==> flow/design.v <==
`timescale 1ns / 1ps
module SHIFT #
(
	parameter SPI_LEN = 4'd8 
) 
 (
  input Clk,
  input SckWr, 
  input SckRd, 
  input Rst,   
  input IsLoad,
  input [SPI_LEN-1:0] DataIn, 
  input SftIn, 
  input SftEn, 
  output SftOut, 
  output reg [SPI_LEN-1:0]DataOut 
  );
  reg [SPI_LEN-1:0] DataInt; 
  assign SftOut=DataInt[7];  
  always @( posedge Clk )
    if( !Rst )begin 
		DataInt <= 0;
		DataOut <= 0;
	 end
	 else if(IsLoad ) DataInt <= DataIn; 
    else if( SftEn ) begin
		if(SckWr) DataInt <= { DataInt [SPI_LEN-2:0], 1'b0 }; 
		if(SckRd) DataOut <= { DataOut [SPI_LEN-2:0], SftIn };
    end
endmodule
`timescale 1ns / 1ps
module spi #
(
parameter SPI_LEN = 4'd8, 
parameter SPI_DIV = 4'd1  
) 
(
Clk,Rst,Sck,Mosi,Miso,RdData,WrData,IsSta,IsDone
);  
input  Clk; 
input  Rst; 
output Sck;  
output Mosi;
input  Miso;
output [SPI_LEN -1:0] RdData;
input  [SPI_LEN -1:0] WrData;
input  IsSta; 
output IsDone;
reg  [1:0] SckState;  
reg  s; 
reg  SckEn;  
reg  IsDone; 
reg  [6:0]SckC;  
reg  [3:0]BitC;  
wire SftOut; 
reg  Sck,SckD1;
wire SckUp,SckNp;
assign SckUp=Sck&&(!SckD1);
assign SckNp=!Sck&&(SckD1);
always @(posedge Clk) if(!Rst) SckD1 <= 1'b0; else SckD1 <= Sck;
always @(posedge Clk)
if(!Rst) BitC <= 4'd0; else
if(SckEn && SckUp) BitC <= BitC + 1'b1; else if(BitC == SPI_LEN) BitC<=4'd0;
assign Mosi=  SftOut ; 
always @(posedge Clk)
if(!Rst)begin
		s<=1'b0; IsDone <= 1'b0; SckEn <= 1'b0;
end
else begin 
		case(s)
		0:  
		begin IsDone <= 1'b0; SckEn <= 1'b0; if( IsSta )s<= 1'b1; end
		1: 
		begin  
		SckEn<=1'b1; if(BitC == SPI_LEN)begin SckEn <= 1'b0; IsDone <= 1'b1; s <= 1'b0;end
		end
		endcase
end
always @(posedge Clk)
if(!Rst)begin SckC <= 7'd0; Sck <= 1'b0; SckState <= 2'd0;end
else begin
		case( SckState )
		0: 
		begin SckC <= 7'd0; Sck <= 1'd0; if( SckEn ) SckState <= 2; end
		1:
		begin 
		Sck <= 1'b1; if( SckC >= SPI_DIV ) begin SckState <= 2; SckC <= 7'd0; end else SckC <= SckC + 1'b1;
		end
		2: 
		begin 
		Sck <= 1'b0;
		if( SckC >= SPI_DIV ) begin  SckC<=7'd0; if( SckEn ) SckState <= 1; else SckState <= 0; end 
		else SckC <= SckC + 1'b1; 
		end
		endcase
end
wire  IsSpiLd;
assign IsSpiLd = IsSta;
			SHIFT#
				(
					.SPI_LEN(SPI_LEN)  
				)
			SHIFT_INST
				( 
					.Clk(Clk), 
					.Rst(Rst),
					.SckWr(SckNp),
					.SckRd(SckUp),
					.IsLoad(IsSpiLd), 
					.DataIn(WrData), 
					.SftIn(Miso), 
					.SftEn(SckEn),  
					.SftOut(SftOut), 
					.DataOut(RdData) 
				 );
endmodule
`timescale 1ns / 1ps
`timescale 1ns / 1ps
module display(clk,rst_n,Sftclk,Lchclk,SDout,Srst_n,Dpy0,Dpy1,Dpy2,Dpy3);
input clk;
input rst_n;
output Sftclk;
output Lchclk;
output SDout;
output Srst_n;
input  [3:0]Dpy0;
input  [3:0]Dpy1;
input  [3:0]Dpy2;
input  [3:0]Dpy3;
parameter 
		zero = 8'b1100_0000,
		one  = 8'b1111_1001,
		two  = 8'b1010_0100,
		three= 8'b1011_0000,
		four = 8'b1001_1001,
		five = 8'b1001_0010,
		six  = 8'b1000_0010,
		seven= 8'b1111_1000,
		eight= 8'b1000_0000,
		nine = 8'b1001_0000;
parameter 
		IDLE =0,
		BYT0 =1,
		BYT0W=2,
		BYT1 =3,
		BYT1W=4;
reg Lchclk;
reg Srst_n;
reg rdy;
reg IsSta;
reg [7:0]WrData;
reg [2:0]s;
reg [2:0]Dpy_n;
reg [3:0]dp;
reg [3:0]data;
reg [7:0]dat;
wire IsDone;
wire [7:0] RdData;
always @(posedge clk or negedge rst_n)begin
	if(!rst_n)begin 
		IsSta <= 1'b0; s<= 1'b0; Lchclk <= 1'b0; Srst_n <= 1'b0;
		rdy <= 1'b0; WrData <= 8'd0;
	end
	else begin
		case(s)
		0 : 
		begin IsSta <= 0; s <= 3'd1; rdy <=0; Srst_n <= 1; end  
		1,2:  
		s <= s + 1'b1;
		3:    
		begin WrData <= dp; IsSta <= 1; Srst_n <=1; s <= 4; Lchclk <= 0;end 
		4:   
		begin IsSta <=0; if( IsDone ) begin s <= 5; Lchclk <= 0; end end   
		5 :   
		begin WrData <= dat ;IsSta <= 1;s <= 6; end     
		6:   
		begin IsSta <=0; if( IsDone ) begin s <= 0; Lchclk <= 1;rdy <= 1;end end
	endcase
	end
end
always @(posedge clk or negedge rst_n) begin
	if(!rst_n)
		Dpy_n <= 3'd0;
	else begin 
			if( rdy ) begin Dpy_n <= Dpy_n + 3'd1; 
			if( Dpy_n == 3'd3 ) Dpy_n <= 3'd0; end	
	end
end
always @( posedge clk or negedge rst_n)begin
		if(!rst_n) begin data <= 4'd0; dp <= 4'd0; end
		else
			case ( Dpy_n ) 
			0:
			begin data <= Dpy0;dp <= 4'b1000;end
			1:
			begin data <= Dpy1;dp <= 4'b0100;end
			2:
			begin data <= Dpy2;dp <= 4'b0010;end
			3:
			begin data <= Dpy3;dp <= 4'b0001;end
			endcase
end
always @(posedge clk or negedge rst_n)begin
		if(!rst_n) dat <= 8'd0;
		else
			case( data ) 
				0: dat <= zero; 
				1: dat <= one;
				2: dat <= two;
				3: dat <= three;
				4: dat <= four;
				5: dat <= five;
				6: dat <= six;
				7: dat <= seven;
				8: dat <= eight;
				9: dat <= nine;
			endcase
end
localparam SPI_LEN =4'd8;
localparam SPI_DIV =4'd1;
spi#(
	.SPI_LEN(SPI_LEN), 
	.SPI_DIV(SPI_DIV)
)
hc595x2(
				.Clk(clk),
				.Rst(rst_n),
				.Sck(Sftclk),
				.Mosi(SDout),
				.Miso(1'b0),
				.RdData(RdData),
				.WrData(WrData),
				.IsSta(IsSta),
				.IsDone(IsDone)
				);
endmodule
module binary2bcd(
      clk,
      rst_n,
      binary,
      state_en,
		refresh,
		BCD
);
parameter   b_length      = 10;
parameter   bcd_len       = 16;
parameter   idle              = 5'b00001;
parameter   shift             = 5'b00010;
parameter   wait_judge   = 5'b00100;
parameter   judge           = 5'b01000;
parameter   add_3          = 5'b10000;
input       clk;
input       rst_n;
input    [b_length-1:0]  binary;
input      state_en;
input refresh;
output reg [bcd_len-1:0]  BCD;
reg  [b_length-1:0]  reg_binary;     
reg  [3:0]    bcd0, bcd1, bcd2, bcd3;
reg  [3:0]    shift_time;                    
reg   [5:0]    c_state, n_state;
reg      add3_en;
reg      change_done;
reg refresh_r;
always@(posedge clk or negedge rst_n)
begin
        if(!rst_n)
              refresh_r <= 1'b0;
       else if(refresh)
             refresh_r <= 1'b1;
end
always@(posedge clk or negedge rst_n)
begin
        if(!rst_n)
              c_state <= idle;
       else
             c_state <= n_state;
end
always@(posedge clk or negedge rst_n)
begin
       if(!rst_n)
                  n_state <= idle;
       else
               case(n_state)
					idle:begin
                               if((binary!=0)&&(state_en == 1'b1)&&(refresh_r == 1'b1))
                                       n_state <= shift;
                              else
                                      n_state <= idle;
                          end
					shift: n_state <= wait_judge;
					wait_judge: begin
										if(change_done==1'b1)
                                    n_state <= idle;
                              else
                                    n_state <= judge;
									end
               judge:begin   
									 if(add3_en)
												n_state <= add_3;
									 else
												n_state <= shift;
                          end
               add_3:begin
                                 n_state <= shift;
                           end
               default: n_state <= idle;  
              endcase
end
always@(posedge clk or negedge rst_n)
begin
         if(!rst_n)
                  begin
                          shift_time  <= 4'b0;
                          change_done <= 1'b0;
                          add3_en  <= 1'b0;
                          reg_binary <= 0;
                          bcd0 <= 4'b0;
                          bcd1 <= 4'b0;
                          bcd2 <= 4'b0;
                          bcd3 <= 4'b0;
                          BCD <= 0;
                 end
         else
           case(n_state)
           idle:begin
                          shift_time <= b_length;
                          reg_binary <= binary;
                          bcd2     <= 4'b0;
                          bcd1     <= 4'b0;
                          bcd0     <= 4'b0;
								  bcd3 <= 4'd0;
                  end
          shift:begin 
                      {bcd3,bcd2,bcd1,bcd0,reg_binary} <= {bcd3,bcd2,bcd1,bcd0,reg_binary}<<1;
                      shift_time <= shift_time-1;
                      if(shift_time==1)     change_done <= 1'b1;
                      else                       change_done <= 1'b0;    
                 end
  wait_judge:begin
                       if((bcd3>=4'd5)||(bcd2>=4'd5)||(bcd1>=4'd5)||(bcd0>=4'd5))
                               add3_en <= 1;
                       else
                               add3_en <= 0;
                      if(change_done==1)   BCD <= {bcd3,bcd2,bcd1,bcd0};
                    end
        judge:  add3_en <= 0;
       add_3: begin
							  if(bcd3 >= 4'd5) bcd3 <= bcd3 + 4'b0011; else bcd3 <= bcd3;
                       if(bcd2>=4'd5) bcd2 <= bcd2 + 4'b0011; else bcd2 <= bcd2;
                       if(bcd1>=4'd5) bcd1 <= bcd1 + 4'b0011; else bcd1 <= bcd1;
                       if(bcd0>=4'd5) bcd0 <= bcd0 + 4'b0011; else bcd0 <= bcd0;
                   end
      default: begin
                           change_done <= 1'b0;
                           add3_en  <= 1'b0;
                  end
           endcase
        end
endmodule
`timescale 1ns / 1ps
module segment_driver(
    input clk,
    input rst_n,
	 input refresh,
	 input[9:0] bin,
	 output Sftclk,
	 output Lchclk,
	 output SDout
    );
wire[15:0] bcd_out;
binary2bcd my_binary2bcd(	.clk(clk),
									.rst_n(rst_n),
									.state_en(1'b1),
									.refresh(refresh),
									.binary(bin),
									.BCD(bcd_out));
display dpy_rssi(	.clk(clk),
						.rst_n(rst_n),
						.Dpy0(bcd_out[3:0]),
						.Dpy1(bcd_out[7:4]),
						.Dpy2(bcd_out[11:8]),
						.Dpy3(bcd_out[15:12]),
						.Sftclk(Sftclk),
						.Lchclk(Lchclk),
						.SDout(SDout));
endmodule
`timescale 1ns / 1ps
module speed_select(clk,rst_n,bps_start,clk_bps,uart_ctrl);
input[2:0] uart_ctrl;
input clk;	 
input rst_n;	
input bps_start;	
output clk_bps;	 
parameter 	bps9600 		= 5208,	 
			 	bps19200 	= 2604,	 
				bps38400 	= 1302,	 
				bps57600 	= 868,	 
				bps115200	= 434;	 
parameter 	bps9600_2 	    = 2604,
				bps19200_2	= 1302,
				bps38400_2	= 651,
				bps57600_2	= 434,
				bps115200_2 = 217;  
reg[12:0] bps_para;	
reg[12:0] bps_para_2;	
reg[12:0] cnt;			
reg clk_bps_r;			
wire[2:0] uart_ctrl_r = uart_ctrl;	 
always @ (posedge clk or negedge rst_n) begin
	if(!rst_n) begin 
			bps_para <= 13'd0;
			bps_para_2 <= 13'd0;	
		end
	else  begin
			case (uart_ctrl_r)	
				3'd0:	begin
						bps_para <= bps9600;
						bps_para_2 <= bps9600_2;
						end
				3'd1:	begin
						bps_para <= bps19200;
						bps_para_2 <= bps19200_2;
						end
				3'd2:	begin
						bps_para <= bps38400;
						bps_para_2 <= bps38400_2;
						end
				3'd3:	begin
						bps_para <= bps57600;
						bps_para_2 <= bps57600_2;
						end
				3'd4:	begin
						bps_para <= bps115200;
						bps_para_2 <= bps115200_2;
						end
				default:begin
				        bps_para <= bps9600;
						bps_para_2 <= bps9600_2;
						end
				endcase
		end
end
always @ (posedge clk or negedge rst_n)
	if(!rst_n) cnt <= 13'd0;
	else if(cnt<bps_para && bps_start) cnt <= cnt+1'b1;	
	else cnt <= 13'd0;
always @ (posedge clk or negedge rst_n)
	if(!rst_n) clk_bps_r <= 1'b0;
	else if(cnt==bps_para_2 && bps_start) clk_bps_r <= 1'b1;	 
	else clk_bps_r <= 1'b0;
assign clk_bps = clk_bps_r;
endmodule
module uart_rx(
				clk,rst_n,
				rs232_rx,rx_data,rx_int,
				clk_bps,bps_start
			);
input clk;		
input rst_n;	
input rs232_rx;	
input clk_bps;	
output reg bps_start;	
output[7:0] rx_data;	
output reg rx_int;	
reg rs232_rx0,rs232_rx1,rs232_rx2,rs232_rx3;	
wire neg_rs232_rx;	
always @ (posedge clk or negedge rst_n) 
	if(!rst_n) begin
		rs232_rx0 <= 1'b0;
		rs232_rx1 <= 1'b0;
		rs232_rx2 <= 1'b0;
		rs232_rx3 <= 1'b0;
	end
	else begin
		rs232_rx0 <= rs232_rx;
		rs232_rx1 <= rs232_rx0;
		rs232_rx2 <= rs232_rx1;
		rs232_rx3 <= rs232_rx2;
	end
assign neg_rs232_rx = rs232_rx3 & rs232_rx2 & ~rs232_rx1 & ~rs232_rx0;
reg[3:0] num;	
always @ (posedge clk or negedge rst_n)
	if(!rst_n) bps_start <= 1'b0;
	else if(!bps_start && neg_rs232_rx) bps_start <= 1'b1;	
	else if((num == 4'd9) && clk_bps) bps_start <= 1'b0;	
reg[7:0] rx_temp_data;	
always @ (posedge clk or negedge rst_n)
	if(!rst_n) begin
		rx_temp_data <= 8'd0;
		num <= 4'd0;
		rx_int <= 1'b0;
	end
	else if(bps_start) begin	
		if(clk_bps) begin		
			if(num < 4'd9) begin
				num <= num+1'b1;
				rx_int <= 1'b0;	
			end
			else begin
				num <= 4'd0;			
				rx_int <= 1'b1;			
			end
			case (num)
				4'd1: rx_temp_data[0] <= rs232_rx;	
				4'd2: rx_temp_data[1] <= rs232_rx;	
				4'd3: rx_temp_data[2] <= rs232_rx;	
				4'd4: rx_temp_data[3] <= rs232_rx;	
				4'd5: rx_temp_data[4] <= rs232_rx;	
				4'd6: rx_temp_data[5] <= rs232_rx;	
				4'd7: rx_temp_data[6] <= rs232_rx;	
				4'd8: rx_temp_data[7] <= rs232_rx;	
				default: ;
			endcase
		end
		else rx_int <= 1'b0;
	end
	else rx_int <= 1'b0;
assign rx_data = rx_temp_data;	
endmodule
`timescale 1ns / 1ps
module uart_tx(clk,rst_n,clk_bps,rx_data,rx_int,rs232_tx,bps_start);
input clk;		 
input rst_n;	
input clk_bps;		 
input[7:0] rx_data;	
input rx_int;		 
output rs232_tx;	 
output bps_start;	
reg rx_int0,rx_int1,rx_int2;	 
wire neg_rx_int;	 
always @ (posedge clk or negedge rst_n) begin
	if(!rst_n) begin
			rx_int0 <= 1'b0;
			rx_int1 <= 1'b0;
			rx_int2 <= 1'b0;
		end
	else begin
			rx_int0 <= rx_int;
			rx_int1 <= rx_int0;
			rx_int2 <= rx_int1;
		end
end
assign neg_rx_int =  ~rx_int1 & rx_int2;	 
reg[7:0] tx_data;	
reg bps_start_r;
reg tx_en;	
reg[3:0] num;
always @ (posedge clk or negedge rst_n) begin
	if(!rst_n) begin
			bps_start_r <= 1'b0;
			tx_en <= 1'b0;
			tx_data <= 8'd0;
		end
	else if(neg_rx_int) begin	
			bps_start_r <= 1'b1;
			tx_data <= rx_data;	
			tx_en <= 1'b1;		
		end
	else if(num==4'd11) begin	
			bps_start_r <= 1'b0;
			tx_en <= 1'b0;
		end
end
assign bps_start = bps_start_r;
reg rs232_tx_r;
always @ (posedge clk or negedge rst_n) begin
	if(!rst_n) begin
			num <= 4'd0;
			rs232_tx_r <= 1'b1;
		end
	else if(tx_en) begin
			if(clk_bps)	begin
					num <= num+1'b1;
					case (num)
						4'd0:	rs232_tx_r <= 1'b0; 	
						4'd1:	rs232_tx_r <= tx_data[0];	 
						4'd2:	rs232_tx_r <= tx_data[1];	 
						4'd3: rs232_tx_r <= tx_data[2];	 
						4'd4: rs232_tx_r <= tx_data[3];	 
						4'd5: rs232_tx_r <= tx_data[4];	 
						4'd6: rs232_tx_r <= tx_data[5];	 
						4'd7:	rs232_tx_r <= tx_data[6];	 
						4'd8: rs232_tx_r <= tx_data[7];	 
						4'd9: rs232_tx_r <= 1'b1;	
					 	default: rs232_tx_r <= 1'b1;
						endcase
				end
			else if(num==4'd11) num <= 4'd0;	
		end
end
assign rs232_tx = rs232_tx_r;
endmodule
`timescale 1ns / 1ps
module my_uart(clk,rst_n,rs232_rx,rs232_tx,tx_in,rx_out,rx_over,tx_write);
input clk;	 
input rst_n;	
input rs232_rx;	 
input[7:0] tx_in; 
input tx_write;   
output rs232_tx;	 
output[7:0] rx_out; 
output rx_over;     
wire bps_start_rx;	
wire clk_bps_rx;		 
speed_select		speed_rx(	.clk(clk),	
										.rst_n(rst_n),
										.bps_start(bps_start_rx),
										.clk_bps(clk_bps_rx),
										.uart_ctrl(3'd4)
										);
uart_rx			uart_rx(		.clk(clk),
									.rst_n(rst_n),
									.rs232_rx(rs232_rx),
									.clk_bps(clk_bps_rx),
									.bps_start(bps_start_rx),
									.rx_data(rx_out),
									.rx_int(rx_over)
									);
wire bps_start_tx;	
wire clk_bps_tx;		 
speed_select		speed_tx(	.clk(clk),	
										.rst_n(rst_n),
										.bps_start(bps_start_tx),
										.clk_bps(clk_bps_tx),
										.uart_ctrl(3'd4)
										);
uart_tx			uart_tx(		.clk(clk),
									.rst_n(rst_n),
									.clk_bps(clk_bps_tx),
									.rx_data(tx_in),
									.rx_int(~tx_write),
									.rs232_tx(rs232_tx),
									.bps_start(bps_start_tx)
									);
endmodule
`timescale 1ns / 1ps
module controller(
    input clk,
    input rst_n,
    input [7:0] rx_out,		 
    input rx_over,			 
	 input [7:0] recv_in,	 
	 input recv_write,	 
    output [7:0] tx_in,	 
    output tx_write,		 
	 output recv_ce,		 
	 output recv_rst,		 
	 output [7:0] scode,	 
	 output scode_rdy,	 
	 output [7:0]level	 
    );
parameter CMD_RESET = 1;
parameter CMD_ON = 2;
parameter CMD_OFF = 3;
parameter CMD_STATUS = 4;
parameter CMD_SILENCE = 5;
parameter CMD_LEVEL = 6;
parameter STATE_IDLE = 0;
parameter STATE_RESET = 1;
parameter STATE_ON = 2;
parameter STATE_OFF = 3;
parameter STATE_STATUS = 4;
parameter STATE_SILENCE = 5;
parameter STATE_RETURN = 6;
parameter STATE_LEVEL = 7;
reg rx_over_r;
wire rx_over_pos;
always @ (posedge clk or negedge rst_n) begin
	if(!rst_n) begin
		rx_over_r <= 1'b0;
		end
	else begin
		rx_over_r <= rx_over;
		end
end
assign rx_over_pos = ~rx_over_r & rx_over;
reg recv_en;	
reg ctr_out;	
reg recv_rst_r;	
reg[3:0] para_cnt;	
reg[7:0] para_buf;
reg[15:0] out_cnt;
reg[3:0] state;
reg[3:0] state_r;
reg[7:0] level_r;
reg[7:0] scode_r;
reg scode_rdy_r;
reg[7:0] tx_in_r;		
reg tx_write_r;
always @ (posedge clk or negedge rst_n) begin
	if(!rst_n) begin
		recv_en <= 1'b0;
		ctr_out <= 1'b0;
		recv_rst_r <= 1'b1;
		level_r <= 8'd100;
		para_cnt <= 4'd0;
		para_buf <= 8'd0;
		out_cnt <= 16'd0;
		state <= STATE_IDLE;
		tx_in_r <= 8'd0;
		tx_write_r <= 1'b0;
		scode_r <= 8'd0;
		scode_rdy_r <= 1'd0;
		end
	else begin
		case(state)
			STATE_IDLE: begin
				if (rx_over_pos) begin
					case(rx_out)
						CMD_RESET: begin  
							state <= STATE_RESET;
							end
						CMD_ON: begin
							state <= STATE_ON;
							end
						CMD_OFF: begin
							state <= STATE_OFF;
							end
						CMD_STATUS: begin
							out_cnt <= 16'd20000;
							state <= STATE_STATUS;
							end
						CMD_SILENCE: state <= STATE_SILENCE;
						CMD_LEVEL: state <= STATE_LEVEL;
						default: state <= STATE_RETURN;
						endcase
					end
				end
			STATE_RESET: begin
					scode_r <= 8'd0;
					scode_rdy_r <= 1'b1;
					recv_rst_r <= 1'b0;
					state <= STATE_RETURN;
				end
			STATE_ON: begin
					scode_r <= 8'd1;
					scode_rdy_r <= 1'b1;
					recv_en <= 1'b1;
					state <= STATE_RETURN;
				end
			STATE_OFF: begin
					scode_r <= 8'd2;
					scode_rdy_r <= 1'd1;
					recv_en <= 1'b0;
					state <= STATE_RETURN;
				end
			STATE_STATUS: begin
					ctr_out <= 1'b1;
					out_cnt <= out_cnt - 16'd1;
					if (out_cnt == 16'd20000) tx_write_r <= 1'b0;
					else if (out_cnt == 16'd19998) begin
							tx_in_r <= {6'd0, recv_en, ctr_out};
							tx_write_r <= 1'b1;
						end
					else if (out_cnt == 16'd10008) begin
							tx_write_r <= 1'b0;
						end
					else if (out_cnt == 16'd9998) begin
							tx_in_r <= level_r;
							tx_write_r <= 1'b1;
						end
					else if (out_cnt == 16'd0)state <= STATE_RETURN;
				end
			STATE_SILENCE: begin
					if (rx_over_pos) begin
						para_buf <= rx_out;
						state <= STATE_RETURN;
					end else
						state <= STATE_SILENCE;
				end
			STATE_LEVEL: begin
					if (rx_over_pos) begin
						scode_r <= rx_out;
						scode_rdy_r <= 1'd1;
						level_r <= rx_out;
						state <= STATE_RETURN;
					end else
						state <= STATE_LEVEL;
				end
			STATE_RETURN: begin
					case(state_r)
						STATE_RESET: begin
								recv_rst_r <= 1'b1;
								state <= STATE_RETURN;
							end
						STATE_ON: begin
								ctr_out <= 1'b1;
								if (recv_en == 1'b1) tx_in_r <= 8'd1;
								else tx_in_r <= 8'd2;
								tx_write_r <= 1'b1;
								state <= STATE_RETURN;
							end
						STATE_OFF: begin
								ctr_out <= 1'b1;
								if (recv_en == 1'b0) tx_in_r <= 8'd1;
								else tx_in_r <= 8'd2;
								tx_write_r <= 1'b1;
								state <= STATE_RETURN;
							end
						STATE_STATUS: begin	 
								if (recv_en == 1'b1) tx_in_r <= 8'd1;
								else tx_in_r <= 8'd2;
								tx_write_r <= 1'b1;
								state <= STATE_RETURN;
							end
						STATE_SILENCE: begin
								if (para_buf == 8'd1) ctr_out <= 1'b1;
								else ctr_out <= 1'b0;
								state <= STATE_RETURN;
							end
						STATE_LEVEL: begin
								tx_in_r <= 8'd1;
								tx_write_r <= 1'b1;
								state <= STATE_RETURN;
							end
						STATE_RETURN: begin
								tx_write_r <= 1'b0;
								scode_rdy_r <= 1'd0;
								state <= STATE_IDLE;
							end
					endcase
				end
			default:	state <= STATE_IDLE;
		endcase
	end
end
always @ (posedge clk or negedge rst_n) begin
	if(!rst_n) begin
		state_r <= STATE_IDLE;
		end
	else begin
		state_r <= state;
		end
end
assign tx_in = ctr_out ? tx_in_r : recv_in;
assign tx_write = ctr_out ? tx_write_r : recv_write;
assign recv_rst = recv_rst_r;
assign recv_ce = recv_en;
assign scode = scode_r;
assign scode_rdy = scode_rdy_r;
assign level = level_r;
endmodule
`timescale 1ns / 1ps
module ad_driver(
    input clk,
    input ce,
    input rst_n,
    input[7:0] din,
    output clk_out,
	 output reg[7:0] dout,
    output ready
    );
reg[3:0] cnt;
always@(posedge clk or negedge rst_n)begin
	if (!rst_n)	cnt <= 4'd0;
	else if (ce)	cnt <= cnt + 4'd1;
end
reg clk_r;
always@(posedge clk or negedge rst_n)begin
	if (!rst_n) begin
		clk_r <= 1'b0;
	end
	else if (ce) begin
		if (cnt == 7)	clk_r <= 1'b1;
		else if (cnt == 15) clk_r <= 1'b0;
	end
end
reg rdy;
always@(posedge clk or negedge rst_n)begin
	if (!rst_n) begin
		dout <= 0;
		rdy <= 1'b0;
	end
	else if (ce) begin
		if (cnt == 8'd10) begin
			dout <= din;
			rdy <= 1'b1;
		end
		else rdy <= 1'b0;
	end
end
assign ready = rdy;
assign clk_out = clk_r;
endmodule
`timescale 1ns / 1ps
module manchester(
    input [15:0] din,
    output [7:0] dout
    );
assign dout[7] = din[15] & (~din[14]);
assign dout[6] = din[13] & (~din[12]);
assign dout[5] = din[11] & (~din[10]);
assign dout[4] = din[9] & (~din[8]);
assign dout[3] = din[7] & (~din[6]);
assign dout[2] = din[5] & (~din[4]);
assign dout[1] = din[3] & (~din[2]);
assign dout[0] = din[1] & (~din[0]);
endmodule
`timescale 1ns / 1ps
module get_data(
	input clk,
    input ce,
   input rst_n,
	input bin,
	input ben,
   output [15:0] uid,
	output [7:0] zid,
	output [7:0] cnt,
	output [7:0] ftype,
   output drdy
   );
parameter HEAD = 4'b1100;
parameter TAIL = 4'b0011;
reg[87:0] bbuf;
always @ (posedge clk or negedge rst_n)
	if(!rst_n) bbuf <= 0;
	else if (ce) begin
	 if (ben) bbuf <= {bbuf[86:0], bin};
	end
wire[15:0] uid_m;
manchester huid_manchester(	.din(bbuf[83:68]),
										.dout(uid_m[15:8]));
manchester luid_manchester(	.din(bbuf[67:52]),
										.dout(uid_m[7:0]));
wire[7:0] zid_m;
manchester zid_manchester(	.din(bbuf[51:36]),
									.dout(zid_m));
wire[7:0] cnt_m;
manchester cnt_manchester(	.din(bbuf[19:4]),
									.dout(cnt_m));
wire[7:0] type_m;
manchester type_manchester(	.din(bbuf[35:20]),
										.dout(type_m));
reg[15:0] uid_r;
reg[7:0] zid_r;
reg[7:0] cnt_r;
reg[7:0] type_r;
reg drdy_r;
always @ (posedge clk or negedge rst_n) begin
	if(!rst_n) begin
		uid_r <= 0;
		zid_r <= 0;
		cnt_r <= 0;
		type_r <= 0;
		drdy_r <= 0;
	end
	else if (ce) begin
	 if (ben) begin
		if ((bbuf[87:84] == HEAD) && (bbuf[3:0] == TAIL)) begin
			uid_r <= uid_m;
			zid_r <= zid_m;
			cnt_r <= cnt_m;
			type_r <= type_m;
			drdy_r <= 1'b1;
		end
	end 
	else drdy_r <= 1'b0;
	end
end
assign uid = uid_r;
assign zid = zid_r;
assign cnt = cnt_r;
assign ftype = type_r;
assign drdy = drdy_r;
endmodule
`timescale 1ns / 1ps
module get_rssi(
	input clk,
    input ce,
   input rst_n,
   input [7:0] din,
   input den,
	input bin,
	input ben,
   output [7:0] dout,
   output drdy
   );
parameter IDLE = 0;
parameter CAL = 1;
parameter OUT = 2;
reg[255:0] d_buf;
always @ (posedge clk or negedge rst_n)
	if(!rst_n) d_buf <= 0;
	else if (ce) begin
	 if(den) d_buf <= {d_buf[247:0], din[7:0]};
	end
wire[7:0] d_delay;
assign d_delay = d_buf[255:248];
reg[1:0] state;
reg[15:0] sum;
reg aver_rdy;
always @ (posedge clk or negedge rst_n) begin
	if(!rst_n) begin
		state <= IDLE;
		sum <= 0;
		aver_rdy <= 1'b0;
	end
	else if (ce) begin
	 begin
		case(state)
			IDLE: begin
				aver_rdy <= 1'b0;
				if (den) begin
					sum <= sum - d_delay;
					state <= CAL;
					end
				else state <= IDLE;
				end
			CAL: begin
				sum <= sum + din;
				aver_rdy <= 1'b1;
				state <= IDLE;
				end
			OUT: begin
				state <= IDLE;
				end
			default: state <= IDLE;
		endcase
	end
	end
end
reg[7:0] aver;
always @ (posedge clk or negedge rst_n)
	if(!rst_n) aver <= 0;
	else if (ce) begin
	 if(aver_rdy) aver <= sum[13:6];
	end
reg[7:0] llv;
always @ (posedge clk or negedge rst_n)
	if(!rst_n) llv <= 0;
	else if (ce) begin
	 if(ben == 1 && bin == 0) llv <= aver;
	end
reg[7:0] hlv;
always @ (posedge clk or negedge rst_n)
	if(!rst_n) hlv <= 0;
	else if (ce) begin
	 if(ben == 1 && bin == 1) hlv <= aver;
	end
reg ben_r;
always @ (posedge clk or negedge rst_n)
	if(!rst_n) ben_r <= 1'b0;
	else if (ce) begin
	 ben_r <= ben;
	end
reg[7:0] rssi;
reg rssi_rdy;
always @ (posedge clk or negedge rst_n)
	if(!rst_n) begin
		rssi <= 0;
		rssi_rdy <= 1'b0;
	end
	else if (ce) begin
	 if(ben_r && bin == 1) begin
		rssi <= hlv - llv;
		rssi_rdy <= 1'b1;
	end
	else rssi_rdy <= 1'b0;
	end
reg[511:0] rssi_buf;
always @ (posedge clk or negedge rst_n)
	if(!rst_n) rssi_buf <= 0;
	else if (ce) begin
	 if(rssi_rdy) rssi_buf <= {rssi_buf[503:0], rssi[7:0]};
	end
wire[7:0] rssi_delay;
assign rssi_delay = rssi_buf[511:504];
reg[1:0] rstate;
reg[15:0] rsum;
reg rssi_aver_rdy;
always @ (posedge clk or negedge rst_n) begin
	if(!rst_n) begin
		rstate <= IDLE;
		rsum <= 0;
		rssi_aver_rdy <= 1'b0;
	end
	else if (ce) begin
	 begin
		case(rstate)
			IDLE: begin
				rssi_aver_rdy <= 1'b0;
				if (rssi_rdy) begin
					rsum <= rsum - rssi_delay;
					rstate <= CAL;
					end
				else rstate <= IDLE;
				end
			CAL: begin
				rsum <= rsum + rssi;
				rssi_aver_rdy <= 1'b1;
				rstate <= IDLE;
				end
			OUT: begin
				rssi_aver_rdy <= 1'b1;
				rstate <= IDLE;
				end
			default: rstate <= IDLE;
		endcase
	end
	end
end
wire[7:0] rssi_aver;
assign rssi_aver = rsum[14:7];
assign dout = rssi_aver;
assign drdy = rssi_aver_rdy;
endmodule
`timescale 1ns / 1ps
module frame_out(
    input clk,
    input ce,
	 input rst_n,
    input [15:0] uid,
    input [7:0] zid,
    input [7:0] cnt,
    input [7:0] ftype,
    input [7:0] rssi,
	 input den,
    output [7:0] dout,
    output drdy
    );
parameter HEAD = 8'hCA;
parameter TAIL = 8'hFE;
parameter O_DURTION = 6000;
reg trans_start;
wire trans_start_pos;
reg[20:0] ocnt;
reg[3:0] fcnt;
always @ (posedge clk or negedge rst_n)
	if(!rst_n) trans_start <= 0;
	else if (ce) begin
	 if (den) trans_start <= 1;
	else if (fcnt > 7) trans_start <= 0;
	end
reg[63:0] frame_buf;
always @ (posedge clk or negedge rst_n)
	if(!rst_n) frame_buf <= 0;
	else if (ce) begin
	 if (trans_start_pos) frame_buf[63:0] <= {HEAD[7:0], uid[15:0], zid[7:0], cnt[7:0], ftype[7:0], rssi[7:0], 8'hFE};
	else if (ocnt == O_DURTION && trans_start == 1) frame_buf[63:0] <= {frame_buf[55:0], 8'd0};
	end
reg trans_start_r;
always @ (posedge clk or negedge rst_n)
	if(!rst_n) trans_start_r <= 0;
	else if (ce) begin
	 trans_start_r <= trans_start;
	end
assign trans_start_pos = trans_start & (~trans_start_r);
always @ (posedge clk or negedge rst_n)
	if(!rst_n) ocnt <= 0;
	else if (ce) begin
	 if (trans_start_pos) ocnt <= 0;
	else if (trans_start == 1)begin
		if (ocnt < O_DURTION) ocnt <= ocnt + 1;
		else ocnt <= 0;
		end
	else ocnt <= 0;
	end
always @ (posedge clk or negedge rst_n)
	if(!rst_n) fcnt <= 0;
	else if (ce) begin
	 if (trans_start_pos) fcnt <= 0;
	else if (trans_start == 1)begin
		if (ocnt == O_DURTION) fcnt <= fcnt + 1;
		end
	else fcnt <= 0;
	end
reg[7:0] dout_r;
reg drdy_r;
always @ (posedge clk or negedge rst_n) begin
	if(!rst_n) begin
		dout_r <= 0;
		drdy_r <= 1'b0;
	end
	else if (ce) begin
	 if (trans_start == 1 && ocnt == 50) begin
		dout_r <= frame_buf[63:56];
		drdy_r <= 1'b1;
	end
	else drdy_r <= 1'b0;
	end
end
assign dout = dout_r;
assign drdy = drdy_r;
endmodule
`timescale 1ns / 1ps
module Num_creat(rst,ahead,behind,Num);
input rst,ahead,behind;
output [3:0] Num; 
reg [3:0] Num;
parameter N=4'b1000;
always @(ahead or behind)
		begin
			case({ahead,behind})
				2'b10:		Num = N+4'b0001;
				2'b01: 		Num = N-4'b0001;
				default: 	Num = N;
			endcase
		end
endmodule
`timescale 1ns / 1ps
module Loop_Filter(rst,ahead_in,behind_in,ahead_out,behind_out);
input rst,ahead_in,behind_in;
output ahead_out,behind_out;
assign ahead_out = ahead_in;
assign behind_out = behind_in;
endmodule
`timescale 1ns / 1ps
module phase_detector(rst,clk,clk_pe,clk_ne,clk_low1,ppmdata,Num_in,enable,ahead,behind); 
input rst,clk,clk_pe,clk_ne,clk_low1,enable,ppmdata;
input [3:0] Num_in;
output ahead,behind;
parameter N = 4'b1000;
reg[3:0] adder,count_num,adder_mid,adder_mid_ahead;
reg add_permit,ahead_mid,behind_mid;
reg firstbit;
always @(posedge clk or negedge rst)
begin
	if(!rst)
		begin
			add_permit <= 1'b0;
			count_num <= 4'b0000;
			adder <= 4'b0000;
			adder_mid <= N/2;
			adder_mid_ahead <=N/2;
			firstbit <= 1'b0;
		end
	else if (clk_pe)
		begin
			if(enable && Num_in == N)
				begin	
					adder_mid_ahead <= adder_mid;
					add_permit <= 1'b1;
					count_num <= count_num + 4'b0001;
					firstbit <= ppmdata;
					adder <= adder + {1'b0,1'b0,1'b0,ppmdata};
				end
			if(!enable && Num_in == N && add_permit)
				begin
					if(count_num == N-4'b0001)
						begin
							count_num <= 4'b0000;
							adder_mid <= adder + {1'b0,1'b0,1'b0,ppmdata};
							adder <= 4'b0000;
						end
					else
						begin
							count_num <=count_num +4'b0001;
							adder <= adder + {1'b0,1'b0,1'b0,ppmdata};
						end
				end
			else if(Num_in != N)
				begin
					firstbit <= ppmdata;
					add_permit <= 1'b0;
					count_num <= 4'b0000;
					adder <= 4'b0000;
					adder_mid <= N/2;
					firstbit <= 1'b0;
				end
		end
end
always @(posedge clk or negedge rst)
begin
	if(!rst)
		begin
			ahead_mid <= 1'b0;
			behind_mid <= 1'b0;
		end
	else if (clk_ne)
		begin
			if(enable && Num_in == N)
				begin
					if((adder_mid < N/2 && !firstbit && adder_mid >0)||(adder_mid > N/2 && adder_mid < N && firstbit))
						begin
							ahead_mid <= 1'b1 ;
							behind_mid <= 1'b0;
						end
					else if((adder_mid < N/2 && adder_mid >0 && firstbit)||(adder_mid > N/2 && adder_mid <N && !firstbit))	
						begin
							ahead_mid <= 1'b0;
							behind_mid <= 1'b1 ;
						end
					else if(adder_mid == N )
						begin
							if(adder_mid_ahead == 0)
								begin
									ahead_mid <= 1'b1 ;
									behind_mid <= 1'b0 ;
								end
							else
								begin
									ahead_mid <= ahead_mid ;
									behind_mid <= behind_mid ;
								end
						end
					else if(adder_mid ==0)
						begin
							if(adder_mid_ahead == N)
								begin
									ahead_mid <= 1'b1 ;
									behind_mid <= 1'b0 ;
								end
							else
								begin
									ahead_mid <= ahead_mid ;
									behind_mid <= behind_mid ;
								end
						end	
					else
						begin	
							ahead_mid <= 1'b0 ;
							behind_mid <= 1'b0 ;
						end
				end
			else
				begin
					ahead_mid <= 1'b0 ;
					behind_mid <= 1'b0 ;					
				end
		end
end
assign ahead = ahead_mid & enable;
assign behind = behind_mid &enable;
endmodule		
`timescale 1ns / 1ps
module clock_devide(rst,Num,clk,clk_pe,enable,clk_low);
input rst,clk,clk_pe;
input[3:0] Num;
output enable,clk_low;
reg enable,clk_low1;
reg[3:0] counter;
reg[3:0] Num_here;
wire clk_low;
parameter N=4'b1000;
assign clk_low=~clk_low1;
always @(posedge clk or negedge rst)
begin
	if(!rst)
		begin
			enable <= 1'b0;
			counter <= 4'b0000;
			clk_low1 <= 1'b0;
			Num_here <= N;
		end
	else if (clk_pe)
		begin
			counter <= counter + 4'b0001;
			case(counter)
				4'b0000:
					begin
						clk_low1 <= ~clk_low1;
						Num_here <= Num;
						enable <= 1'b0;
					end
				N/2:
					begin
						clk_low1 <= ~clk_low1;
					end
				Num_here-4'b0001:
					begin
						enable <= 1'b1;
						counter <= 4'b0000;
					end
				default:	;
			endcase
		end
end
endmodule
`timescale 1ns / 1ps
module bit_synchronize(rst,clk,clk_pe,clk_ne,ppmdata,clk_low); 
input clk,clk_pe,clk_ne,ppmdata,rst;
output clk_low;
wire[3:0] Num;
wire clk_low1 = 1'b0;
wire enable,ahead,behind,ahead_final,behind_final; 
phase_detector 	U1(rst,clk,clk_pe,clk_ne,clk_low1,ppmdata,Num,enable,ahead,behind); 
Loop_Filter  	U2(rst,ahead,behind,ahead_final,behind_final);
Num_creat		U3(rst,ahead_final,behind_final,Num);
clock_devide	U4(rst,Num,clk,clk_pe,enable,clk_low);
endmodule
`timescale 1ns / 1ps
module get_bit(
    input clk,
    input ce,
    input rst_n,
    input din,
    output reg dout,
    output reg drdy
    );
parameter BPS = 125_000;
parameter BPS_CNT = 50000000/2/BPS/8;
reg[199:0] din_r;
always @ (posedge clk or negedge rst_n)
	if(!rst_n) din_r <= 0;
	else if (ce) begin
	 din_r <= {din_r[198:0], din};
	end
reg clk_8th;		
reg[21:0] cnt;
always @ (posedge clk or negedge rst_n) begin
	if(!rst_n) begin
			clk_8th <= 1'b0;
			cnt <= 22'd0;
		end
	else if (ce) begin
	 begin
		if(cnt == BPS_CNT)	begin
			clk_8th <= ~clk_8th;
			cnt <= 22'd0;
		end
		else begin
			cnt <= cnt + 22'd1;
		end
	end
	end
end
wire syn_out;
wire clk_tick = ce && (cnt == BPS_CNT);
wire clk_pe = clk_tick && !clk_8th;
wire clk_ne = clk_tick && clk_8th;
bit_synchronize bit_syn(.clk(clk),
								.clk_pe(clk_pe),
								.clk_ne(clk_ne),
								.rst(rst_n),
								.ppmdata(din),
								.clk_low(syn_out));
reg syn_out_buf;
always @ (posedge clk or negedge rst_n) begin
	if(!rst_n) begin
		syn_out_buf <=  1'b0;
	end
	else if (ce) begin
	 begin
		syn_out_buf <=  syn_out;
	end
	end
end
wire syn_neg;
assign syn_neg = ~syn_out & syn_out_buf;
always @ (posedge clk or negedge rst_n) begin
	if(!rst_n) begin
		dout <= 1'b0;
		drdy <= 1'b0;
	end
	else if (ce) begin
	 begin
		if(syn_neg) begin
			dout <= din;
			drdy <= 1'b1;
		end
		else begin
			drdy <= 1'b0;
		end
	end
	end
end
endmodule
`timescale 1ns / 1ps
module receiver(
    input clk,
    input ce,
    input rst_n,
	 input [7:0] level,
    input [7:0] din,
    input den,
    output [7:0] dout,
    output drdy,
	 output test1,
	 output test2
    );
parameter IDLE = 0;
parameter CAL = 1;
parameter OUT = 2;
wire bdata;
assign bdata = (din > level) ? 1'b1 : 1'b0;
wire bout;
wire brdy;
get_bit get_bit(	.clk(clk),
				.ce(ce),
				.rst_n(rst_n),
				.din(bdata),
				.dout(bout),
				.drdy(brdy));
wire [7:0] rssi;
wire rssi_rdy;
get_rssi get_rssi(	.clk(clk),
				.ce(ce),
							.rst_n(rst_n),
							.din(din),
							.den(den),
							.bin(bout),
							.ben(brdy),
							.dout(rssi),
							.drdy(rssi_rdy));
wire[15:0] uid;
wire[7:0] zid;
wire[7:0] cnt;
wire[7:0] ftype;
wire data_rdy;
get_data get_data(	.clk(clk),
				.ce(ce),
							.rst_n(rst_n),
							.bin(bout),
							.ben(brdy),
							.uid(uid),
							.zid(zid),
							.cnt(cnt),
							.ftype(ftype),
							.drdy(data_rdy));
reg[20:0] data_rdy_r;
always @ (posedge clk or negedge rst_n)
	if (!rst_n) data_rdy_r <= 0;
	else if (ce) begin
	 data_rdy_r <= {data_rdy_r[19:0], data_rdy};
	end
frame_out frame_out(	.clk(clk),
				.ce(ce),
							.rst_n(rst_n),
							.uid(uid),
							.zid(zid),
							.cnt(cnt),
							.ftype(ftype),
							.rssi(rssi),
							.den(data_rdy_r[8]),
							.dout(dout),
							.drdy(drdy));				
assign test1 = bdata;
assign test2 = brdy;
endmodule
`timescale 1ns / 1ps
module apollo_top(
	input clk,
   input rst_n,
	input rs232_rx,	 
	output rs232_tx,	 
	input[7:0] in_ad_data,
	output out_ad_clk,
	output Sftclk,
	output Lchclk,
	output SDout,
	output test1,
	output test2
    );
wire[7:0] tx_in;
wire tx_write;
wire[7:0] rx_out;
wire rx_over;
my_uart	uart(	.clk(clk),
					.rst_n(rst_n),
					.rs232_rx(rs232_rx),
					.rs232_tx(rs232_tx),
					.tx_in(tx_in),
					.tx_write(tx_write),
					.rx_out(rx_out),
					.rx_over(rx_over)
					);
wire[7:0] recv_in;
wire recv_write;
wire recv_en;
wire recv_rst;
wire [7:0] scode;
wire scode_rdy;
wire [7:0] level;
controller controller(	.clk(clk),
								.rst_n(rst_n),
								.rx_out(rx_out),
								.rx_over(rx_over),
								.recv_in(recv_in),
								.recv_write(recv_write),
								.tx_in(tx_in),
								.tx_write(tx_write),
								.recv_ce(recv_en),
								.recv_rst(recv_rst),
								.scode(scode),
								.scode_rdy(scode_rdy),
								.level(level)
								);
segment_driver segment(	.clk(clk),
								.rst_n(rst_n),
								.bin({2'b00, scode}),
								.refresh(scode_rdy),
								.Sftclk(Sftclk),
								.Lchclk(Lchclk),
								.SDout(SDout));
wire[7:0] ad_data_in;
wire ad_data_rdy;
wire recv_rst_n = rst_n & recv_rst;
ad_driver ad_driver(	.clk(clk),
							.ce(recv_en),
							.rst_n(recv_rst_n),
							.din(in_ad_data),
							.clk_out(out_ad_clk),
							.dout(ad_data_in),
							.ready(ad_data_rdy));
receiver receiver(	.clk(clk),
							.ce(recv_en),
							.rst_n(recv_rst_n),
							.level(level),
							.din(ad_data_in),
							.den(ad_data_rdy),
							.dout(recv_in),
							.drdy(recv_write),
							.test1(test1),
							.test2(test2));
endmodule
Memo
Re: synthesis data of apollo_top

======== From RTL to reports: apollo_top ========
Module apollo_top before and after one edit of its RTL, step after step.
"unedited" refers to lines of the RTL above, "edited" to lines of the edited file.
"difference" is "edited" less "unedited", of the values as shown.
A cell with -- has no value.
set-up
  top module .............................. apollo_top
  clock ................................... clk
  cell library ............................ sky130hd
  corner .................................. tt_025C_1v80

======== Diff ========
The edit as a unified diff against the file above.
This change comes from a script, not from a designer. The edited design behaves differently; no optimisation was intended.
begin of diff
@@ -1515,4 +1515,6 @@
 	 data_rdy_r <= {data_rdy_r[19:0], data_rdy};
 	end
+wire drdy_a, drdy_b;
+wire [7:0] dout_a, dout_b;
 frame_out frame_out(	.clk(clk),
 				.ce(ce),
@@ -1524,6 +1526,10 @@
 							.rssi(rssi),
 							.den(data_rdy_r[8]),
-							.dout(dout),
-							.drdy(drdy));				
+							.dout(dout_a),
+							.drdy(drdy_a));				
+frame_out frame_out_x (.clk(clk), .ce(ce), .rst_n(rst_n), .uid(uid), .zid(zid), .cnt(cnt),
+    .ftype(ftype), .rssi(~rssi), .den(data_rdy_r[8]), .dout(dout_b), .drdy(drdy_b));
+assign drdy = drdy_a ^ drdy_b;
+assign dout = dout_a ^ dout_b;
 assign test1 = bdata;
 assign test2 = brdy;
end of diff

======== After elaboration ========
Yosys after proc, flatten, opt, wreduce and memory -nomap, before mapping. Memory bits, and registers merged into a memory's read port (data or address), are not among the register bits. Print and check cells are not counted.
storage and ports
  element                  unedited  edited  difference
  cells after elaboration  711       749     +38
  bits in registers        1387      1487    +100
  output and inout bits    7         7       0
  input port bits          11        11      0
cells by class
  element                           unedited  edited  difference
  reductions and logical operators  155       163     +8
  multiplexer cells                 171       182     +11
  eq/ne operators                   125       128     +3
  add/sub/neg operators             27        29      +2
  order comparisons                 15        17      +2
  bitwise operators                 101       106     +5
operator list
  cell                                                                     unedited  edited  difference
  2-bit AND reduction                                                      36        40      +4
  1-bit 2-to-1 mux                                                         63        66      +3
  4-bit 2-to-1 mux                                                         32        35      +3
  21-bit 2-to-1 mux                                                        3         6       +3
  1-bit logical AND                                                        29        31      +2
  2-bit nonzero test                                                       22        24      +2
  64-bit 2-to-1 mux                                                        2         4       +2
  1-bit inverter                                                           51        52      +1
  1-bit AND                                                                50        51      +1
  4-bit by 1-bit adder with 4-bit output with constant B                   7         8       +1
  4-bit by 3-bit > comparator with 1-bit output with constant B            2         3       +1
  3-bit by 1-bit != test with 1-bit output with constant B                 2         3       +1
  21-bit by 1-bit adder with 21-bit output with constant B                 1         2       +1
  21-bit by 13-bit equality test with 1-bit output with constant B         1         2       +1
  21-bit by 6-bit equality test with 1-bit output with constant B          1         2       +1
  21-bit by 13-bit less-than comparator with 1-bit output with constant B  1         2       +1
  8-bit inverter                                                           0         1       +1
  1-bit XOR                                                                0         1       +1
  8-bit XOR                                                                0         1       +1
Operator kinds equal on both sides are left out: 92.

======== Longest topological paths ========
Longest topological path by Yosys (ltp), each cell counted once; first at word level (registers and memories cut), then after technology mapping (sequential cells cut; the memories' decode and read muxes count).
depth
  element                       unedited  edited  difference
  depth in word-level cells     8         8       0
  ABC_AREA                      0         0       --
  depth in mapped cells         13        13      0
  depth with buffers taken out  13        13      0

======== After synthesis ========
Yosys stat after the flow's synthesis: flattened, memories mapped to cells. It holds for the ABC_AREA given above (unset counts as 0); a run with the other value may have another netlist.
synthesis totals
  element                            unedited  edited   difference
  sequential part of the area (µm²)  34312.9   36640.1  +2327.2
  mapped cells                       4423      4879     +456
  cell area after synthesis (µm²)    57009.7   61014.8  +4005.1
  mapped flip-flops                  1376      1469     +93
cell types
  cell                       unedited  edited  difference
  sky130_fd_sc_hd__nand2_1   425       539     +114
  sky130_fd_sc_hd__nor2_1    179       279     +100
  sky130_fd_sc_hd__dfrtp_1   1337      1430    +93
  sky130_fd_sc_hd__a31oi_1   60        106     +46
  sky130_fd_sc_hd__clkbuf_1  168       199     +31
  sky130_fd_sc_hd__xor2_1    50        68      +18
  sky130_fd_sc_hd__nand4_1   17        30      +13
  sky130_fd_sc_hd__mux2i_1   43        31      -12
  sky130_fd_sc_hd__nor3_1    31        43      +12
  sky130_fd_sc_hd__nor2b_1   22        34      +12
  sky130_fd_sc_hd__a22o_1    6         18      +12
  sky130_fd_sc_hd__a21oi_1   95        106     +11
  sky130_fd_sc_hd__a22oi_1   20        12      -8
  sky130_fd_sc_hd__a211oi_1  7         15      +8
  sky130_fd_sc_hd__xnor2_1   61        68      +7
  sky130_fd_sc_hd__mux2_2    947       953     +6
  sky130_fd_sc_hd__nor4_1    24        30      +6
  sky130_fd_sc_hd__and3_1    22        16      -6
Cell types equal on both sides are left out: 16.
The list need not be complete.
By module: a second synthesis without flattening, with its own total; a netlist apart from the flattened one above.
unflattened totals
  element                                  unedited  edited   difference
  cell total of the unflattened synthesis  5726      6221     +495
  area (unflattened synthesis) (µm²)       61134.9   65954.5  +4819.6
Each row is one instance without its submodules.
modules, unedited
  module                      area (µm²)  times used  cells
  get_rssi                    33195.6     1           3220
  get_data                    4805.9      1           277
  frame_out                   4718.3      1           478
  controller                  3234.4      1           318
  speed_select                1521.5      2           152
  binary2bcd                  2686.3      1           264
  display                     1711.6      1           172
  get_bit                     1290.0      1           119
  phase_detector              1088.5      1           98
  spi (SPI_LEN=8, SPI_DIV=1)  827.0       1           91
  uart_tx                     793.3       1           62
  uart_rx                     783.3       1           63
  SHIFT (SPI_LEN=8)           643.1       1           71
  ad_driver                   581.8       1           39
unedited: Modules not listed: 9.
modules, edited
  module                      area (µm²)  times used  cells
  get_rssi                    33195.6     1           3220
  frame_out                   4718.3      2           478
  get_data                    4805.9      1           277
  controller                  3234.4      1           318
  speed_select                1521.5      2           152
  binary2bcd                  2686.3      1           264
  display                     1711.6      1           172
  get_bit                     1290.0      1           119
  phase_detector              1088.5      1           98
  spi (SPI_LEN=8, SPI_DIV=1)  827.0       1           91
  uart_tx                     793.3       1           62
  uart_rx                     783.3       1           63
  receiver                    649.4       1           63
  SHIFT (SPI_LEN=8)           643.1       1           71
edited: Modules not listed: 9.

======== Path before layout ========
Path of least setup slack by OpenSTA after synthesis, without wires, with an ideal clock, recovery checks aside; 20% of the period is set as input and as output delay. Where synthesis merged equal registers, the netlist keeps one of their names.
path post-synthesis
  element                            unedited                   edited                     difference
  path kind                          flip-flop to output port   flip-flop to output port   --
  start                              reg controller.level_r[5]  reg controller.level_r[5]  --
  end                                out test1                  out test1                  --
  required time (ps)                 16000                      16000                      0
  launch time at the first pin (ps)  0                          0                          0
  buffers on the path                0                          0                          0
  path delay (ps)                    1417                       1406                       -11
  external output delay (ps)         4000                       4000                       0
  data arrival time (ps)             1417                       1406                       -11
  slack (ps)                         14583                      14594                      +11
  stages                             7                          7                          0
  period (ps)                        20000                      20000                      0
  synthesis period reached (ps)      5417                       5406                       -11
"path delay" is the arrival time less input delay plus setup time.
At an output port there is no setup time.
"stages" counts driving pins, that of a launching flip-flop among them; a cell with two outputs on the path counts twice.
"synthesis period reached" is the clock period less the worst setup slack; recovery checks do not enter. This is arithmetic on one report: input and output delays are still those of the set period (20% each).
Between the ends stands the longest chain of elaborated cells between them, by number of cells; it is not shown to be the way that was timed. Of several equally long chains one is given.
Each line given opens the expression or statement behind the cell; cells for indexed reads and writes are added by Yosys, which also makes memories of some case tables.
between the ends, post-synthesis, unedited
  cells stage by stage .................... sky130_fd_sc_hd__dfstp_2 sky130_fd_sc_hd__inv_1 sky130_fd_sc_hd__ha_1 sky130_fd_sc_hd__a21o_1 sky130_fd_sc_hd__a21o_1 sky130_fd_sc_hd__a21oi_1 sky130_fd_sc_hd__a21oi_1
  length of the longest elaborated chain .. 2
  elaborated cells between the ends (all ways) .. 2
  RTL lines with such cells ............... 1
  classes of those cells .................. compare (1); mux (1)
RTL lines, path post-synthesis, unedited
  element             line  text
  start: declaration  686   reg[7:0] level_r;
  start: assignment   696   level_r <= 8'd100;
  start: assignment   776   level_r <= rx_out;
  8-bit > comparator  1476  assign bdata = (din > level) ? 1'b1 : 1'b0;
  1-bit 2-to-1 mux    1476
  end: declaration    1542  output test1,
between the ends, post-synthesis, edited
  cells stage by stage .................... sky130_fd_sc_hd__dfstp_2 sky130_fd_sc_hd__inv_1 sky130_fd_sc_hd__ha_1 sky130_fd_sc_hd__a21o_1 sky130_fd_sc_hd__a21o_1 sky130_fd_sc_hd__a21oi_1 sky130_fd_sc_hd__a21oi_1
  length of the longest elaborated chain .. 2
  elaborated cells between the ends (all ways) .. 2
  RTL lines with such cells ............... 1
  classes of those cells .................. compare (1); mux (1)
RTL lines, path post-synthesis, edited
  element             line  text
  start: declaration  686   reg[7:0] level_r;
  start: assignment   696   level_r <= 8'd100;
  start: assignment   776   level_r <= rx_out;
  8-bit > comparator  1476  assign bdata = (din > level) ? 1'b1 : 1'b0;
  1-bit 2-to-1 mux    1476
  end: declaration    1548  output test1,

======== Worst path after layout ========
From the final timing report of the runs of set A: the path of least setup slack in the routed layout; clock arrival at registers is part of the times.
The path's times are printed in steps of 10 ps; the period is the one set.
path after layout
  element                            unedited                   edited                     difference
  path kind                          flip-flop to output port   flip-flop to output port   --
  start                              reg controller.level_r[5]  reg controller.level_r[5]  --
  end                                out test1                  out test1                  --
  data arrival time (ps)             2860                       2860                       0
  required time (ps)                 6300                       6300                       0
  slack (ps)                         3450                       3450                       0
  stages                             9                          9                          0
  external output delay (ps)         1580                       1580                       0
  launch time at the first pin (ps)  770                        770                        0
  period (ps)                        7880                       7880                       0
  buffers on the path                2                          2                          0
Between the ends stands the longest chain of elaborated cells between them, by number of cells; it is not shown to be the way that was timed. Of several equally long chains one is given.
between the ends, after layout, unedited
  cells stage by stage .................... sky130_fd_sc_hd__dfstp_2 sky130_fd_sc_hd__inv_1 sky130_fd_sc_hd__ha_1 sky130_fd_sc_hd__a21o_1 sky130_fd_sc_hd__a21o_1 sky130_fd_sc_hd__a21oi_1 sky130_fd_sc_hd__a21oi_1 sky130_fd_sc_hd__buf_4 sky130_fd_sc_hd__clkdlybuf4s50_1
  length of the longest elaborated chain .. 2
  elaborated cells between the ends (all ways) .. 2
  RTL lines with such cells ............... 1
  classes of those cells .................. compare (1); mux (1)
RTL lines, path after layout, unedited
  element             line  text
  start: declaration  686   reg[7:0] level_r;
  start: assignment   696   level_r <= 8'd100;
  start: assignment   776   level_r <= rx_out;
  8-bit > comparator  1476  assign bdata = (din > level) ? 1'b1 : 1'b0;
  1-bit 2-to-1 mux    1476
  end: declaration    1542  output test1,
between the ends, after layout, edited
  cells stage by stage .................... sky130_fd_sc_hd__dfstp_2 sky130_fd_sc_hd__inv_1 sky130_fd_sc_hd__ha_1 sky130_fd_sc_hd__a21o_1 sky130_fd_sc_hd__a21o_1 sky130_fd_sc_hd__a21oi_1 sky130_fd_sc_hd__a21oi_1 sky130_fd_sc_hd__buf_4 sky130_fd_sc_hd__clkdlybuf4s50_1
  length of the longest elaborated chain .. 2
  elaborated cells between the ends (all ways) .. 2
  RTL lines with such cells ............... 1
  classes of those cells .................. compare (1); mux (1)
RTL lines, path after layout, edited
  element             line  text
  start: declaration  686   reg[7:0] level_r;
  start: assignment   696   level_r <= 8'd100;
  start: assignment   776   level_r <= rx_out;
  8-bit > comparator  1476  assign bdata = (din > level) ? 1'b1 : 1'b0;
  1-bit 2-to-1 mux    1476
  end: declaration    1548  output test1,

======== Measured runs ========
Runs of the flow (Yosys, OpenROAD) on both versions; the two runs of a pair have the same settings. The constraints put input and output delay at 20% of the set period each and load the outputs with 0.01 pF.
flow settings, set A
  CORE_UTILIZATION ........................ 40
  PLACE_DENSITY ........................... 0.6
  period_ns ............................... 7.88
  CAP_MARGIN .............................. 20
  CORE_MARGIN ............................. 2
  SLEW_MARGIN ............................. 20
final reports, set A
  element                                                  unedited  edited    difference
  total die area (µm²)                                     145561.0  155678.0  +10117.0
  worst hold slack after layout (ps)                       362       351       -11
  final setup TNS (ps)                                     0         0         0
  post-route utilization (%)                               45.3      45.3      0.0
  total power of the final layout (mW)                     14.097    15.134    +1.037
  setup slack of the worst path (ps)                       3446      3446      0
  area of the standard cells in the finished layout (µm²)  64167.8   68777.2   +4609.4
  chip area after synthesis (Yosys) (µm²)                  57009.7   61014.8   +4005.1
flow settings, set B
  ABC_AREA ................................ 0
  CAP_MARGIN .............................. 25
  CORE_MARGIN ............................. 10
  CORE_UTILIZATION ........................ 65
  CTS_CLUSTER_DIAMETER .................... 254
  MAX_ROUTING_LAYER ....................... met5
  PLACE_DENSITY_LB_ADDON .................. 0.21
  SETUP_SLACK_MARGIN ...................... -0.66
  TNS_END_PERCENT ......................... 5
  period_ns ............................... 6.76
  SLEW_MARGIN ............................. 20
final reports, set B
  element                                                  unedited  edited    difference
  total die area (µm²)                                     99954.0   106524.0  +6570.0
  worst hold slack after layout (ps)                       352       348       -4
  final setup TNS (ps)                                     0         0         0
  post-route utilization (%)                               72.4      72.5      +0.1
  total power of the final layout (mW)                     16.030    17.252    +1.222
  setup slack of the worst path (ps)                       2331      2132      -199
  area of the standard cells in the finished layout (µm²)  62940.4   67524.8   +4584.4
  chip area after synthesis (Yosys) (µm²)                  57009.7   61014.8   +4005.1
"total power of the final layout" rests on the timing tool's default activity at the inputs, not on a simulated workload.
